==> flow/design.v <==
module comparator 
#(
  parameter DATA_WIDTH  = 16,
  parameter BINARY_TREE = 1,
  parameter NUM_INPUTS  = 16
)
(
  input  logic [NUM_INPUTS-1:0][DATA_WIDTH-1 : 0] cmp_ip,
  output logic [$clog2(NUM_INPUTS)-1 :0]  out
);
  generate if (BINARY_TREE == 0) begin
    always_comb begin
      out      = '0;
      for (int i =0; i < NUM_INPUTS; ++i) begin
        if (cmp_ip[i] > cmp_ip[out]) begin
          out      = i;
        end
      end
    end
  end else begin
    logic [$clog2(NUM_INPUTS)-1 : 0] out_stg[$clog2(NUM_INPUTS) + 1][NUM_INPUTS];
    logic [DATA_WIDTH-1 : 0]         cmp_stg[$clog2(NUM_INPUTS) + 1][NUM_INPUTS];
    always_comb begin
      for (int i = 0; i < NUM_INPUTS; i++) begin
        cmp_stg[0][i]  = cmp_ip[i];
        out_stg[0][i]  = i;
      end
      for (int i = 0;i < $clog2(NUM_INPUTS); i++) begin
        for (int j = 0;j < NUM_INPUTS; ++j) begin
          out_stg[i+1][j]    = 'X;
          cmp_stg[i+1][j]    = 'X;
        end
      end
      for (int i = 0;i < $clog2(NUM_INPUTS); i++) begin
        for (int j = 0;j < (NUM_INPUTS/2**i); j= j+2) begin
          if (cmp_stg[i][j] > cmp_stg[i][j+1]) begin
            out_stg[i+1][j/2]    = out_stg[i][j];
            cmp_stg[i+1][j/2]    = cmp_stg[i][j];
          end else begin
            out_stg[i+1][j/2]    = out_stg[i][j+1];
            cmp_stg[i+1][j/2]    = cmp_stg[i][j+1];
          end
        end
      end
      out   = out_stg[$clog2(NUM_INPUTS)][0];
    end
  end
  endgenerate
endmodule
module argmax16 (
  input  logic         clk,
  input  logic         rstn,        
  input  logic         in_valid,
  input  logic [255:0] in_data,     
  output logic         out_valid,
  output logic [3:0]   out_idx
);
  logic [255:0] data_q;
  logic         valid_q;
  logic [3:0]   idx_c;
  always_ff @(posedge clk or negedge rstn) begin
    if (!rstn) begin
      valid_q   <= 1'b0;
      out_valid <= 1'b0;
    end else begin
      valid_q   <= in_valid;
      out_valid <= valid_q;
    end
  end
  always_ff @(posedge clk) begin
    data_q  <= in_data;
    out_idx <= idx_c;
  end
  comparator #(
    .DATA_WIDTH  (16),
    .BINARY_TREE (1),
    .NUM_INPUTS  (16)
  ) u_cmp (
    .cmp_ip (data_q),
    .out    (idx_c)
  );
endmodule
# Tool chain data of argmax16

What the tools print for argmax16, step after step.
Line numbers count from 1 in the design file above.
Operators: Yosys type, input widths -> output width; for muxes data width and select width s.
Library cell names are shortened.
A cell with - has no value.

Top: argmax16
Clock: clk
Standard-cell library: sky130hd
Timing corner: tt_025C_1v80

# Elaborated design

Source: Yosys, flattened and elaborated. Widths are those after wreduce; folded enables and synchronous resets count as part of the registers. Registers that Yosys merges into a memory's read port (data or address) are not register bits. Print and check cells do not count. Equal cells are merged and count once.

Register bits: 262
Output and inout port bits: 5
Bits of input ports: 259
Elaborated cells: 48

Magnitude comparators: 15
Multiplexer cells: 29

Operator list:

| cell         | number |
| $gt 16x16->1 | 15 |
| $mux 16      | 14 |
| $mux 2       | 4 |
| $mux 1       | 8 |
| $mux 3       | 2 |
| $mux 4       | 1 |

# Depth

Yosys ltp: most cells in a row. Word level: on the elaborated netlist, between registers, memories and ports. Mapped: between sequential cells and ports; inverters and the memories' decode and read muxes count.

Depth after elaboration: 8
ABC_AREA: 0
Mapped depth: 39

# Netlist

Yosys stat after the flow's synthesis: flattened, memories mapped to cells. It holds for the ABC_AREA given above (unset counts as 0); a run with the other value may have another netlist.
The area totals of this step are shown rounded.

Cells by type:

| cell type | number | area in all (um2) |
| dfxtp_1   | 260    | 5.2E+03 |
| ha_1      | 240    | 3002.88 |
| a21oi_1   | 154    | 770.739 |
| inv_1     | 140    | 525.504 |
| mux2_2    | 40     | 450.432 |
| mux2i_1   | 42     | 420.403 |
| nand4_1   | 54     | 337.824 |
| nand2_1   | 82     | 307.795 |
| o21ai_0   | 54     | 270.259 |
| o211ai_1  | 27     | 202.694 |
| a21oi_2   | 20     | 175.168 |
| nand3_1   | 35     | 175.168 |
| nor2_1    | 46     | 172.666 |
| a221oi_1  | 17     | 148.893 |
| mux2_4    | 9      | 135.13 |
| a21o_1    | 16     | 120.115 |
| nor2b_1   | 17     | 106.352 |
| nand2b_1  | 16     | 100.096 |

Other cell types: 37; their cells: 165.

Standard cells after synthesis: 1434
Buffer cells: 43
Chip area (Yosys): 0.0138 mm2
Mapped flip-flops: 262

The figures by module come from a second, unflattened synthesis with its own total; it is not the netlist above.

Cells (unflattened synthesis): 1436
Area (unflattened synthesis): 0.0138 mm2

Each row is one instance without its submodules.

Modules:

| module     | area (mm2) | times used | seq. area (mm2) | cells |
| comparator | 0.00859    | 1          | 0               | 1174 |
| argmax16   | 0.00526    | 1          | 0.00526         | 262 |

# Timing after synthesis

Source: OpenSTA report_checks on the synthesized netlist (no wires, ideal clock, input and output delay 20% of the period each), path of least setup slack; recovery checks are left aside. Register names are those of the netlist, which keeps one name where synthesis merged equal registers.

Path type: register -> register
Start: register data_q[81]
End: register out_idx[0]
Data required time: 8.414 ns
Stages on the path: 40
Path buffers: 5
Path slack: 1.306 ns
Launch time at the first pin: 0.000 ns
Period: 8.5 ns
Arrival: 7.109 ns
Delay of the path: 7.195 ns
Synthesis period reached: 7.194 ns

"delay of the path" is the arrival time less input delay plus setup time.
"stages on the path" counts driving pins, that of a launching flip-flop among them; a cell with two outputs on the path counts twice.
"synthesis period reached" = period - worst setup slack (recovery checks aside). The figure is calculated, with input and output delays left at 20% of the set period.
The rows between start and end are the longest chain of elaborated cells between them; the timing report does not say that the signal goes this way. Where chains are equally long, one stands for them.
Each line given opens the expression or statement behind the cell; cells for indexed reads and writes are added by Yosys, which also makes memories of some case tables.

Path through: dfxtp_1 -> inv_1 -> ha_1 -> nor2b_1 -> o211ai_1 -> a2111oi_0 -> nor3_1 -> a21oi_2 -> buf_2 -> mux2_2 -> ha_1 -> nor2b_1 -> o211ai_1 -> a21oi_1 -> o31ai_1 -> a22o_1 -> clkbuf_1 -> clkbuf_1 -> (+4 left out) -> a21o_1 -> a21oi_1 -> a211oi_1 -> o31ai_2 -> nor2b_1 -> buf_2 -> clkbuf_1 -> a22oi_1 -> o211ai_1 -> ha_1 -> a21o_1 -> a211oi_1 -> o21ai_0 -> o2111ai_1 -> o211ai_1 -> o31ai_1 -> nor3_1 -> a211oi_1
Cells in the longest elaborated chain: 8
Elaborated cells on any way between the ends: 11
RTL lines with such cells: 1

RTL lines, path post-synthesis:

| item          | RTL line | RTL |
| from (decl)   | 58       | `logic [255:0] data_q;` |
| from (assign) | 71       | `data_q  <= in_data;` |
| $gt 16x16->1  | 36       | `if (cmp_stg[i][j] > cmp_stg[i][j+1]) begin` |
| $mux 16       | 36       |  |
| $gt 16x16->1  | 36       |  |
| $mux 16       | 36       |  |
| $gt 16x16->1  | 36       |  |
| $mux 16       | 36       |  |
| $gt 16x16->1  | 36       |  |
| $mux 4        | 36       |  |
| to (assign)   | 72       | `out_idx <= idx_c;` |
| to (decl)     | 56       | `output logic [3:0]   out_idx` |

# Worst path after layout

From the final timing report of job 1: the path of least setup slack in the routed layout; clock arrival at registers is part of the times.

Path type: register -> register
Start: register data_q[23]
End: register out_idx[0]
Path slack: -0.20 ns
Data required time: 7.61 ns
Stages on the path: 38
Launch time at the first pin: 0.54 ns
Period: 7.15 ns
Path buffers: 9
Arrival: 7.81 ns

The rows between start and end are the longest chain of elaborated cells between them; the timing report does not say that the signal goes this way. Where chains are equally long, one stands for them.

Path through: dfxtp_1 -> inv_1 -> ha_4 -> nand4_1 -> a2111oi_4 -> nor3_2 -> a21oi_4 -> buf_8 -> mux2_4 -> ha_4 -> nand4_1 -> nor3_4 -> o31ai_2 -> a22o_1 -> buf_6 -> buf_12 -> buf_16 -> nor2_4 -> (+2 left out) -> nand4_1 -> buf_4 -> or4_4 -> o31ai_4 -> buf_6 -> and2b_2 -> buf_12 -> nand2b_4 -> o211ai_1 -> ha_1 -> buf_6 -> nand3_2 -> nor2_2 -> nand2_2 -> buf_4 -> o31ai_4 -> nor3_2 -> a211oi_2
Cells in the longest elaborated chain: 8
Elaborated cells on any way between the ends: 11
RTL lines with such cells: 1

RTL lines, path post-layout:

| item          | RTL line | RTL |
| from (decl)   | 58       | `logic [255:0] data_q;` |
| from (assign) | 71       | `data_q  <= in_data;` |
| $gt 16x16->1  | 36       | `if (cmp_stg[i][j] > cmp_stg[i][j+1]) begin` |
| $mux 16       | 36       |  |
| $gt 16x16->1  | 36       |  |
| $mux 16       | 36       |  |
| $gt 16x16->1  | 36       |  |
| $mux 16       | 36       |  |
| $gt 16x16->1  | 36       |  |
| $mux 4        | 36       |  |
| to (assign)   | 72       | `out_idx <= idx_c;` |
| to (decl)     | 56       | `output logic [3:0]   out_idx` |

Wiki page: argmax16 / flow data

Stored flow runs of argmax16 (3 of them; Yosys, OpenROAD, sky130hd). They differ in their settings and are not a sequence. Constraints: input delay and output delay 20% of the set period each, output load 0.01 pF.
"allowed time less slack (worst setup path)": the worst setup path's part of the clock period (all of it between registers, 20% less for each end at a port) less its slack. A launch clock that arrives late makes it longer, a capture clock that arrives late makes it shorter.
"total power after layout": no workload was simulated; the value follows from the tool's default switching activity.
The measured numbers are rounded.
Among the settings, . means not set for that run.

| item                                            | job 1                | job 2                | job 3                |
| CAP_MARGIN                                      | 15                   | 0                    | 20                   |
| CORE_ASPECT_RATIO                               | 1.89                 | 1.19                 | 0.85                 |
| CORE_MARGIN                                     | 10                   | 8                    | 8                    |
| CTS_CLUSTER_SIZE                                | 91                   | 79                   | .                    |
| GPL_TIMING_DRIVEN                               | 0                    | 1                    | 1                    |
| MAX_ROUTING_LAYER                               | met4                 | .                    | met5                 |
| SETUP_SLACK_MARGIN                              | 0.77                 | .                    | .                    |
| period_ns                                       | 7.15                 | 8.7                  | 12.2                 |
| CORE_UTILIZATION                                | 40                   | 67                   | 45                   |
| SLEW_MARGIN                                     | 20                   | 20                   | 20                   |
| ABC_AREA                                        | .                    | 0                    | .                    |
| GPL_ROUTABILITY_DRIVEN                          | .                    | 1                    | 1                    |
| HOLD_SLACK_MARGIN                               | .                    | 0.26                 | .                    |
| MIN_ROUTING_LAYER                               | .                    | met1                 | .                    |
| PLACE_DENSITY                                   | .                    | 0.92                 | .                    |
| CTS_CLUSTER_DIAMETER                            | .                    | .                    | 25                   |
| PLACE_DENSITY_LB_ADDON                          | .                    | .                    | 0.17                 |
| worst setup slack after layout (ns)             | -0.201               | 0.306                | 3.00                 |
| standard-cell area after layout (mm2)           | 0.0202               | 0.0177               | 0.0189               |
| netlist area reported by Yosys (mm2)            | 0.0138               | 0.0138               | 0.0138               |
| total negative slack on setup checks (ns)       | -0.661               | 0.000                | 0.000                |
| allowed time less slack (worst setup path) (ns) | 7.35                 | 8.39                 | 9.20                 |
| worst setup path type                           | register -> register | register -> register | register -> register |
| worst hold slack in the final report (ns)       | 0.366                | 0.365                | 0.346                |
| total power after layout (uW)                   | 5780                 | 4230                 | 3750                 |
| full die area (mm2)                             | 0.0428               | 0.0255               | 0.0366               |
